==> flow/design.v <==
module EX (
    input clk,
    input rst_n,
    input en,
    input stage_ID_EX__EX_regwrite,
    input stage_ID_EX__EX_memtoreg,
    input stage_ID_EX__EX_memread,
    input stage_ID_EX__EX_memwrite,
    input stage_ID_EX__EX_alusrc,
    input [1:0] stage_ID_EX__EX_aluop,
    input stage_ID_EX__EX_regdst,
    input stage_ID_EX__EX_sys_en,
    input [31:0]stage_ID_EX__EX_rs_data,
    input [31:0]stage_ID_EX__EX_rt_data,
    input [4:0]stage_ID_EX__EX_rs_id,
    input [4:0]stage_ID_EX__EX_rt_id,
    input [4:0]stage_ID_EX__EX_rd_id,
    input [31:0]stage_ID_EX__EX_sign_ext,
    input [2:0]stage_ID_EX__EX_funct3,
    input sys__EX_done,
    output reg stage_EX_MEM__MEM_regwrite,
    output reg stage_EX_MEM__MEM_memtoreg,
    output reg stage_EX_MEM__MEM_memread,
    output reg stage_EX_MEM__MEM_memwrite,
    output reg [31:0] stage_EX_MEM__MEM_alures,
    output reg [31:0] stage_EX_MEM__MEM_store_data,
    output reg [4:0]  stage_EX_MEM__MEM_rd_id,
    output EX__HDUbr_regwrite,
    output EX__HDU_memread,
    output [4:0] EX__HDU_HDUbr_rd_id,
    output reg  EX_stall_for_sys,
    input  FU__EX_rs_wb,
    input  FU__EX_rs_mem,
    input  FU__EX_rt_wb,
    input  FU__EX_rt_mem,
    input [31:0]  WB__EX_for_help,
    input [31:0]  MEM__EX_for_help
);
localparam S0 = 0;  
localparam S1 = 1;  
wire [31:0] FMP1_out_rs;
wire [31:0] FMP1_out_rt;
wire [31:0] FMP2_out_rs;
wire [31:0] FMP2_out_rt;
wire [31:0] alu_in_rs;
wire [31:0] alu_in_rt;
reg  [31:0] alu_res;
assign FMP1_out_rs = (FU__EX_rs_wb)?WB__EX_for_help:stage_ID_EX__EX_rs_data;
assign FMP1_out_rt = (FU__EX_rt_wb)?WB__EX_for_help:stage_ID_EX__EX_rt_data;
assign FMP2_out_rs = (FU__EX_rs_mem)?MEM__EX_for_help:FMP1_out_rs;
assign FMP2_out_rt = (FU__EX_rt_mem)?MEM__EX_for_help:FMP1_out_rt;
assign alu_in_rs = FMP2_out_rs;
assign alu_in_rt = (stage_ID_EX__EX_alusrc)?stage_ID_EX__EX_sign_ext:FMP2_out_rt;
always@* begin
    case ({stage_ID_EX__EX_aluop,stage_ID_EX__EX_funct3})
        5'b00000: alu_res = alu_in_rs+alu_in_rt;
        5'b01000: alu_res = alu_in_rs+alu_in_rt;
        5'b10000: alu_res = alu_in_rs-alu_in_rt;
        5'b01001: alu_res = alu_in_rs<<alu_in_rt[4:0];
        5'b01101: alu_res = alu_in_rs>>alu_in_rt[4:0];
        5'b10101: alu_res = $signed(alu_in_rs)>>>alu_in_rt[4:0];
        5'b01100: alu_res = alu_in_rs^alu_in_rt;
        5'b01110: alu_res = alu_in_rs|alu_in_rt;
        5'b01111: alu_res = alu_in_rs&alu_in_rt;
        default: alu_res = 32'b0;   
    endcase
end
reg curr_state , next_state;
always@(posedge clk) begin
    if (!rst_n) begin
        curr_state <= 0;
    end
    else begin
        curr_state <= next_state;
    end
end
always@* begin
    next_state = curr_state;
    EX_stall_for_sys = 0;
    case(curr_state) 
        S0: begin
                if (stage_ID_EX__EX_sys_en) begin
                    next_state = S1;
                    EX_stall_for_sys = 1;
                end
        end
        S1: begin
                if(!sys__EX_done)
                    EX_stall_for_sys = 1;
                else begin
                    EX_stall_for_sys = 0;
                    next_state = S0;
                end
        end
    endcase
end
always@(posedge clk) begin
    if(!rst_n) begin
        stage_EX_MEM__MEM_regwrite <= 0;
        stage_EX_MEM__MEM_memtoreg <= 0;
        stage_EX_MEM__MEM_memread <= 0;
        stage_EX_MEM__MEM_memwrite <= 0;
        stage_EX_MEM__MEM_alures <= 0;
        stage_EX_MEM__MEM_store_data <= 0;
        stage_EX_MEM__MEM_rd_id <= 0;
    end
    else begin
        if(en) begin
            stage_EX_MEM__MEM_regwrite <= EX_stall_for_sys?0:stage_ID_EX__EX_regwrite;
            stage_EX_MEM__MEM_memtoreg <= EX_stall_for_sys?0:stage_ID_EX__EX_memtoreg;
            stage_EX_MEM__MEM_memread  <= EX_stall_for_sys?0:stage_ID_EX__EX_memread;
            stage_EX_MEM__MEM_memwrite <= EX_stall_for_sys?0:stage_ID_EX__EX_memwrite;
            stage_EX_MEM__MEM_alures   <= alu_res;
            stage_EX_MEM__MEM_store_data <= FMP2_out_rt;
            stage_EX_MEM__MEM_rd_id      <= stage_ID_EX__EX_regdst?stage_ID_EX__EX_rd_id:stage_ID_EX__EX_rt_id; 
        end
    end
end
assign EX__HDU_HDUbr_rd_id = stage_ID_EX__EX_regdst?stage_ID_EX__EX_rd_id:stage_ID_EX__EX_rt_id;
assign EX__HDU_memread = stage_ID_EX__EX_memread;
assign EX__HDUbr_regwrite = stage_ID_EX__EX_regwrite;
endmodule
Memo
Re: synthesis data of EX

Tool chain data of EX. Module EX before and after one edit of its RTL, step after step. "unedited" refers to lines of the RTL above, "edited" to lines of the edited file. "change": "edited" minus "unedited" as printed here. "rel. change": 100 x difference / "unedited". The mark - stands for no value.

Top: EX. Clock input: clk. Cell library: sky130hd. Corner: tt_025C_1v80.

The edit. Unified diff, file above to edited file. A script made this edit. It changes what the design does and was not meant as an optimisation.

```diff
@@ -45,5 +45,5 @@
 wire [31:0] alu_in_rs;
 wire [31:0] alu_in_rt;
-reg  [31:0] alu_res;
+reg  [23:0] alu_res;
 assign FMP1_out_rs = (FU__EX_rs_wb)?WB__EX_for_help:stage_ID_EX__EX_rs_data;
 assign FMP1_out_rt = (FU__EX_rt_wb)?WB__EX_for_help:stage_ID_EX__EX_rt_data;
```

Word level. Counts by Yosys on the flattened word-level netlist (proc, flatten, opt, wreduce; memories kept). Register bits leave out memories and registers merged into their read ports (data or address); mux counts leave out enables and synchronous resets folded into registers. Print and check cells are left out. Cells with the same type and inputs are merged into one.

Word-level totals: register bits (unedited 74, edited 66, change -8, rel. change -10.81%); bits of input ports (unedited 195, edited 195, change 0, rel. change 0.00%); output and inout bits (unedited 81, edited 81, change 0, rel. change 0.00%); word-level cells (unedited 41, edited 41, change 0, rel. change 0.00%).

Cells by class: $add $sub $neg (unedited 2, edited 2, change 0, rel. change 0.00%); equality and inequality tests (unedited 8, edited 8, change 0, rel. change 0.00%); shift operators (unedited 3, edited 3, change 0, rel. change 0.00%); multiplexer cells (unedited 14, edited 14, change 0, rel. change 0.00%); bitwise logic cells (unedited 4, edited 4, change 0, rel. change 0.00%); reduce/logical cells (unedited 2, edited 2, change 0, rel. change 0.00%).

Operators with widths: 32-bit 2-to-1 mux (unedited 5, edited 4, change -1, rel. change -20.00%); 32-bit adder (unedited 1, edited 0, change -1, rel. change -100.00%); 32-bit AND (unedited 1, edited 0, change -1, rel. change -100.00%); 32-bit OR (unedited 1, edited 0, change -1, rel. change -100.00%); 32-bit parallel mux with 8-bit select (unedited 1, edited 0, change -1, rel. change -100.00%); 32-bit by 5-bit left shift with 32-bit output (unedited 1, edited 0, change -1, rel. change -100.00%); 32-bit by 5-bit >> shifter with 32-bit output (unedited 1, edited 0, change -1, rel. change -100.00%); 32-bit by 5-bit >>> shifter with 32-bit output (unedited 1, edited 0, change -1, rel. change -100.00%); 32-bit subtractor (unedited 1, edited 0, change -1, rel. change -100.00%); 32-bit XOR (unedited 1, edited 0, change -1, rel. change -100.00%); 24-bit adder (unedited 0, edited 1, change +1); 24-bit AND (unedited 0, edited 1, change +1); 24-bit 2-to-1 mux (unedited 0, edited 1, change +1); 24-bit OR (unedited 0, edited 1, change +1); 24-bit parallel mux with 8-bit select (unedited 0, edited 1, change +1); 32-bit by 5-bit left shift with 24-bit output (unedited 0, edited 1, change +1); 32-bit by 5-bit >> shifter with 24-bit output (unedited 0, edited 1, change +1); 32-bit by 5-bit >>> shifter with 24-bit output (unedited 0, edited 1, change +1); 24-bit subtractor (unedited 0, edited 1, change +1); 24-bit XOR (unedited 0, edited 1, change +1); 5-bit by 4-bit == test with 1-bit output with constant B (unedited 6, edited 6, change 0, rel. change 0.00%); 1-bit 2-to-1 mux (unedited 6, edited 6, change 0, rel. change 0.00%); 5-bit == test with constant B (unedited 2, edited 2, change 0, rel. change 0.00%); 5-bit zero test (unedited 1, edited 1, change 0, rel. change 0.00%); 5-bit 2-to-1 mux (unedited 1, edited 1, change 0, rel. change 0.00%); 1-bit inverter (unedited 1, edited 1, change 0, rel. change 0.00%); 1-bit parallel mux with 2-bit select (unedited 1, edited 1, change 0, rel. change 0.00%); 2-bit OR reduction (unedited 1, edited 1, change 0, rel. change 0.00%).

Longest topological paths. Yosys ltp: most cells in a row. Word level: on the elaborated netlist, between registers, memories and ports. Mapped: between sequential cells and ports; inverters and the memories' decode and read muxes count.

Logic depth: depth after elaboration (unedited 5, edited 5, change 0, rel. change 0.00%); ABC_AREA (unedited 0, edited 0); depth in mapped cells (unedited 26, edited 24, change -2, rel. change -7.69%); gate-level depth less buffers (unedited 20, edited 19, change -1, rel. change -5.00%).

Mapped cells and area. The flow's flattened synthesis, as Yosys stat reports it; memories are mapped. The netlist is that of the ABC_AREA named above (0 if unset); the other value can give another one.

Synthesis totals: cell count (unedited 1813, edited 1443, change -370, rel. change -20.41%); mapped area (µm²) (unedited 13215.2, edited 10590.2, change -2625.0, rel. change -19.86%); flip-flops (unedited 74, edited 66, change -8, rel. change -10.81%).

Cells by type: sky130_fd_sc_hd__nor2_1 (unedited 142, edited 80, change -62, rel. change -43.66%); sky130_fd_sc_hd__a21oi_1 (unedited 115, edited 81, change -34, rel. change -29.57%); sky130_fd_sc_hd__inv_1 (unedited 99, edited 68, change -31, rel. change -31.31%); sky130_fd_sc_hd__nand2b_1 (unedited 36, edited 8, change -28, rel. change -77.78%); sky130_fd_sc_hd__o22ai_1 (unedited 32, edited 7, change -25, rel. change -78.12%); sky130_fd_sc_hd__ha_1 (unedited 97, edited 73, change -24, rel. change -24.74%); sky130_fd_sc_hd__nand2_1 (unedited 190, edited 171, change -19, rel. change -10.00%); sky130_fd_sc_hd__a22oi_1 (unedited 36, edited 18, change -18, rel. change -50.00%); sky130_fd_sc_hd__o21a_1 (unedited 37, edited 23, change -14, rel. change -37.84%); sky130_fd_sc_hd__xnor2_1 (unedited 47, edited 35, change -12, rel. change -25.53%); sky130_fd_sc_hd__buf_6 (unedited 19, edited 7, change -12, rel. change -63.16%); sky130_fd_sc_hd__o221ai_1 (unedited 14, edited 3, change -11, rel. change -78.57%); sky130_fd_sc_hd__mux2i_1 (unedited 204, edited 195, change -9, rel. change -4.41%); sky130_fd_sc_hd__mux2_2 (unedited 41, edited 32, change -9, rel. change -21.95%); sky130_fd_sc_hd__buf_4 (unedited 7, edited 16, change +9, rel. change +128.57%); sky130_fd_sc_hd__a22o_1 (unedited 4, edited 13, change +9, rel. change +225.00%); sky130_fd_sc_hd__dfxtp_1 (unedited 74, edited 66, change -8, rel. change -10.81%); sky130_fd_sc_hd__a21boi_0 (unedited 14, edited 6, change -8, rel. change -57.14%).

The list need not be complete.

Path before layout. Source: OpenSTA report_checks on the synthesized netlist (no wires, ideal clock, input and output delay 20% of the period each), path of least setup slack; recovery checks are left aside. Register names are those of the netlist, which keeps one name where synthesis merged equal registers.

Path post-synthesis: path kind (unedited input -> register, edited input -> register); start point (unedited input FU__EX_rt_wb, edited input FU__EX_rt_wb); end point (unedited register stage_EX_MEM__MEM_alures[29], edited register stage_EX_MEM__MEM_alures[22]); period (ns) (unedited 5.2, edited 5.2, change 0.0, rel. change 0.00%); setup time (ns) (unedited 0.127, edited 0.081, change -0.046); data arrival time (ns) (unedited 5.587, edited 5.346, change -0.241, rel. change -4.31%); setup slack (ns) (unedited -0.514, edited -0.227, change +0.287); delay of the path (ns) (unedited 4.674, edited 4.387, change -0.287, rel. change -6.14%); stages on the path (unedited 24, edited 24, change 0, rel. change 0.00%); path buffers (unedited 5, edited 6, change +1, rel. change +20.00%); period reached after synthesis (ns) (unedited 5.714, edited 5.427, change -0.287, rel. change -5.02%).

"delay of the path" = arrival - input delay + setup time. "stages on the path": output pins that drive a net of the path, with the launching flip-flop's if there is one; two outputs of one cell count as two. "period reached after synthesis" = period - worst setup slack (recovery checks aside). The figure is calculated, with input and output delays left at 20% of the set period. The rows between start and end are the longest chain of elaborated cells between them; the timing report does not say that the signal goes this way. Where chains are equally long, one stands for them. A line is the first line of the expression or statement that the cell stems from. Yosys adds cells for indexed reads and writes and turns some case tables into memories.

Between the ends, post-synthesis, unedited:
Path through: sky130_fd_sc_hd__buf_6 -> sky130_fd_sc_hd__mux2_2 -> sky130_fd_sc_hd__o221ai_4 -> sky130_fd_sc_hd__buf_6 -> sky130_fd_sc_hd__buf_6 -> sky130_fd_sc_hd__buf_2 -> sky130_fd_sc_hd__buf_2 -> sky130_fd_sc_hd__ha_1 -> sky130_fd_sc_hd__a41oi_1 -> sky130_fd_sc_hd__nor3_2 -> sky130_fd_sc_hd__o311a_1 -> sky130_fd_sc_hd__o21a_2 -> sky130_fd_sc_hd__a31oi_1 -> sky130_fd_sc_hd__xnor2_1 -> sky130_fd_sc_hd__ha_1 -> sky130_fd_sc_hd__a21oi_1 -> sky130_fd_sc_hd__o21ai_0 -> sky130_fd_sc_hd__a211oi_1 -> sky130_fd_sc_hd__nand3b_1 -> sky130_fd_sc_hd__o21ai_0 -> sky130_fd_sc_hd__o221ai_1 -> sky130_fd_sc_hd__nor2b_1 -> sky130_fd_sc_hd__mux2i_1 -> sky130_fd_sc_hd__or3_1. The entry for cells in the longest elaborated chain reads 5. For elaborated cells between the ends (all ways) the number is 12. Classes of those cells: add/sub (2); shift (3); mux (4); logic (3).

Ends and longest elaborated chain, post-synthesis, unedited: start: declaration (RTL line 34) `input  FU__EX_rt_wb,`; 32-bit 2-to-1 mux (RTL line 49) `assign FMP1_out_rt = (FU__EX_rt_wb)?WB__EX_for_help:stage_ID_EX__EX_rt_data;`; 32-bit 2-to-1 mux (RTL line 51) `assign FMP2_out_rt = (FU__EX_rt_mem)?MEM__EX_for_help:FMP1_out_rt;`; 32-bit 2-to-1 mux (RTL line 53) `assign alu_in_rt = (stage_ID_EX__EX_alusrc)?stage_ID_EX__EX_sign_ext:FMP2_out_rt;`; 32-bit subtractor (RTL line 58) `5'b10000: alu_res = alu_in_rs-alu_in_rt;`; 32-bit parallel mux with 8-bit select (RTL line 55) `case ({stage_ID_EX__EX_aluop,stage_ID_EX__EX_funct3})`; end: assignment (RTL line 103) `stage_EX_MEM__MEM_alures <= 0;`; end: assignment (RTL line 113) `stage_EX_MEM__MEM_alures   <= alu_res;`; end: declaration (RTL line 25) `output reg [31:0] stage_EX_MEM__MEM_alures,`.

Between the ends, post-synthesis, edited:
Path through: sky130_fd_sc_hd__buf_6 -> sky130_fd_sc_hd__mux2_4 -> sky130_fd_sc_hd__o211ai_2 -> sky130_fd_sc_hd__and2_4 -> sky130_fd_sc_hd__buf_8 -> sky130_fd_sc_hd__buf_2 -> sky130_fd_sc_hd__buf_4 -> sky130_fd_sc_hd__buf_2 -> sky130_fd_sc_hd__ha_1 -> sky130_fd_sc_hd__nand4_1 -> sky130_fd_sc_hd__nor4_2 -> sky130_fd_sc_hd__nand4_1 -> sky130_fd_sc_hd__o21ai_0 -> sky130_fd_sc_hd__xnor2_1 -> sky130_fd_sc_hd__ha_1 -> sky130_fd_sc_hd__clkbuf_1 -> sky130_fd_sc_hd__a21o_1 -> sky130_fd_sc_hd__a21oi_1 -> sky130_fd_sc_hd__a2bb2oi_1 -> sky130_fd_sc_hd__o31ai_1 -> sky130_fd_sc_hd__o41ai_1 -> sky130_fd_sc_hd__xnor2_1 -> sky130_fd_sc_hd__nand2_1 -> sky130_fd_sc_hd__a41oi_1. The entry for cells in the longest elaborated chain reads 5. For elaborated cells between the ends (all ways) the number is 12. Classes of those cells: add/sub (2); shift (3); mux (4); logic (3).

Ends and longest elaborated chain, post-synthesis, edited: start: declaration (RTL line 34) `input  FU__EX_rt_wb,`; 32-bit 2-to-1 mux (RTL line 49) `assign FMP1_out_rt = (FU__EX_rt_wb)?WB__EX_for_help:stage_ID_EX__EX_rt_data;`; 32-bit 2-to-1 mux (RTL line 51) `assign FMP2_out_rt = (FU__EX_rt_mem)?MEM__EX_for_help:FMP1_out_rt;`; 24-bit 2-to-1 mux (RTL line 53) `assign alu_in_rt = (stage_ID_EX__EX_alusrc)?stage_ID_EX__EX_sign_ext:FMP2_out_rt;`; 24-bit subtractor (RTL line 58) `5'b10000: alu_res = alu_in_rs-alu_in_rt;`; 24-bit parallel mux with 8-bit select (RTL line 55) `case ({stage_ID_EX__EX_aluop,stage_ID_EX__EX_funct3})`; end: assignment (RTL line 103) `stage_EX_MEM__MEM_alures <= 0;`; end: assignment (RTL line 113) `stage_EX_MEM__MEM_alures   <= alu_res;`; end: declaration (RTL line 25) `output reg [31:0] stage_EX_MEM__MEM_alures,`.

Timing after layout. Path of least setup slack in the final report of each run of pair 1 (OpenROAD, finished layout, wires in). Where an end is a register, its clock arrival counts in the times.

Path post-layout: path kind (unedited input -> register, edited input -> register); start point (unedited input WB__EX_for_help[1], edited input WB__EX_for_help[8]); end point (unedited register stage_EX_MEM__MEM_alures[31], edited register stage_EX_MEM__MEM_alures[22]); period (ns) (unedited 5.2, edited 5.2, change 0.0, rel. change 0.00%); setup time (ns) (unedited 0.10, edited 0.07, change -0.03); data arrival time (ns) (unedited 5.30, edited 5.33, change +0.03, rel. change +0.57%); setup slack (ns) (unedited 0.18, edited 0.16, change -0.02); stages on the path (unedited 22, edited 20, change -2, rel. change -9.09%); path buffers (unedited 2, edited 3, change +1, rel. change +50.00%).

Between the ends, post-layout, unedited:
Path through: sky130_fd_sc_hd__clkdlybuf4s50_1 -> sky130_fd_sc_hd__mux2_4 -> sky130_fd_sc_hd__o221ai_4 -> sky130_fd_sc_hd__ha_4 -> sky130_fd_sc_hd__a41oi_4 -> sky130_fd_sc_hd__nor3_4 -> sky130_fd_sc_hd__o311a_1 -> sky130_fd_sc_hd__o21a_4 -> sky130_fd_sc_hd__nand2_4 -> sky130_fd_sc_hd__a21oi_2 -> sky130_fd_sc_hd__xnor2_1 -> sky130_fd_sc_hd__ha_1 -> sky130_fd_sc_hd__and4_1 -> sky130_fd_sc_hd__nand4_1 -> sky130_fd_sc_hd__nor2_1 -> sky130_fd_sc_hd__nand4_1 -> sky130_fd_sc_hd__o211ai_1 -> sky130_fd_sc_hd__a21oi_1 -> sky130_fd_sc_hd__o31a_1 -> sky130_fd_sc_hd__xnor2_1 -> sky130_fd_sc_hd__buf_4 -> sky130_fd_sc_hd__a21o_1.

Ends and longest elaborated chain, post-layout, unedited: start: declaration (RTL line 36) `input [31:0]  WB__EX_for_help,`; end: assignment (RTL line 103) `stage_EX_MEM__MEM_alures <= 0;`; end: assignment (RTL line 113) `stage_EX_MEM__MEM_alures   <= alu_res;`; end: declaration (RTL line 25) `output reg [31:0] stage_EX_MEM__MEM_alures,`.

unedited: Chain of elaborated cells between the ends: none given.

Between the ends, post-layout, edited:
Path through: sky130_fd_sc_hd__clkdlybuf4s50_1 -> sky130_fd_sc_hd__mux2i_1 -> sky130_fd_sc_hd__o21ai_0 -> sky130_fd_sc_hd__nor3_1 -> sky130_fd_sc_hd__o22ai_1 -> sky130_fd_sc_hd__nor4_4 -> sky130_fd_sc_hd__buf_4 -> sky130_fd_sc_hd__nor2_1 -> sky130_fd_sc_hd__xnor2_1 -> sky130_fd_sc_hd__ha_1 -> sky130_fd_sc_hd__and3_1 -> sky130_fd_sc_hd__a31oi_1 -> sky130_fd_sc_hd__o21ai_0 -> sky130_fd_sc_hd__a21oi_1 -> sky130_fd_sc_hd__buf_4 -> sky130_fd_sc_hd__o31ai_4 -> sky130_fd_sc_hd__o41ai_2 -> sky130_fd_sc_hd__xnor2_1 -> sky130_fd_sc_hd__nand2_2 -> sky130_fd_sc_hd__a41oi_2.

Ends and longest elaborated chain, post-layout, edited: start: declaration (RTL line 36) `input [31:0]  WB__EX_for_help,`; end: assignment (RTL line 103) `stage_EX_MEM__MEM_alures <= 0;`; end: assignment (RTL line 113) `stage_EX_MEM__MEM_alures   <= alu_res;`; end: declaration (RTL line 25) `output reg [31:0] stage_EX_MEM__MEM_alures,`.

edited: Chain of elaborated cells between the ends: none given.

Measured runs. Runs of the flow (Yosys, OpenROAD) on both versions; the two runs of a pair have the same settings. The constraints put input and output delay at 20% of the set period each and load the outputs with 0.01 pF.

Flow settings, pair 1:
The entry for period_ns reads 5.2. For CAP_MARGIN the number is 20. CORE_MARGIN: 2. Under CORE_UTILIZATION stands 40. The entry for SLEW_MARGIN reads 20.

Results, pair 1: area of the synthesized netlist (µm²) (unedited 13215.2, edited 10590.2, change -2625.0, rel. change -19.86%); die size (µm²) (unedited 34508.6, edited 27792.2, change -6716.4, rel. change -19.46%); standard-cell area after layout (µm²) (unedited 18446.4, edited 14951.8, change -3494.6, rel. change -18.94%); worst setup slack after layout (ns) (unedited 0.180, edited 0.156, change -0.024); clock period achieved (ns) (unedited 5.020, edited 5.044, change +0.024, rel. change +0.48%).

Flow settings, pair 2:
For CAP_MARGIN the number is 0. The entry for CELL_PAD_IN_SITES_GLOBAL_PLACEMENT reads 1. CORE_MARGIN: 3. Under CORE_UTILIZATION stands 24. The entry for GPL_TIMING_DRIVEN reads 0. MAX_ROUTING_LAYER: met5. The entry for PLACE_DENSITY_LB_ADDON reads 0.03. TNS_END_PERCENT: 80. The entry for period_ns reads 6.44. The entry for SLEW_MARGIN reads 20.

Results, pair 2: area of the synthesized netlist (µm²) (unedited 13215.2, edited 10590.2, change -2625.0, rel. change -19.86%); die size (µm²) (unedited 57914.8, edited 46681.9, change -11232.9, rel. change -19.40%); standard-cell area after layout (µm²) (unedited 17725.8, edited 14318.7, change -3407.1, rel. change -19.22%); worst setup slack after layout (ns) (unedited 0.121, edited 0.132, change +0.011); clock period achieved (ns) (unedited 6.319, edited 6.308, change -0.011, rel. change -0.17%).

"clock period achieved" is the run's clock period less its worst setup slack. It is reckoned from that one timing run; input and output delays stay at 20% of the period that was set.
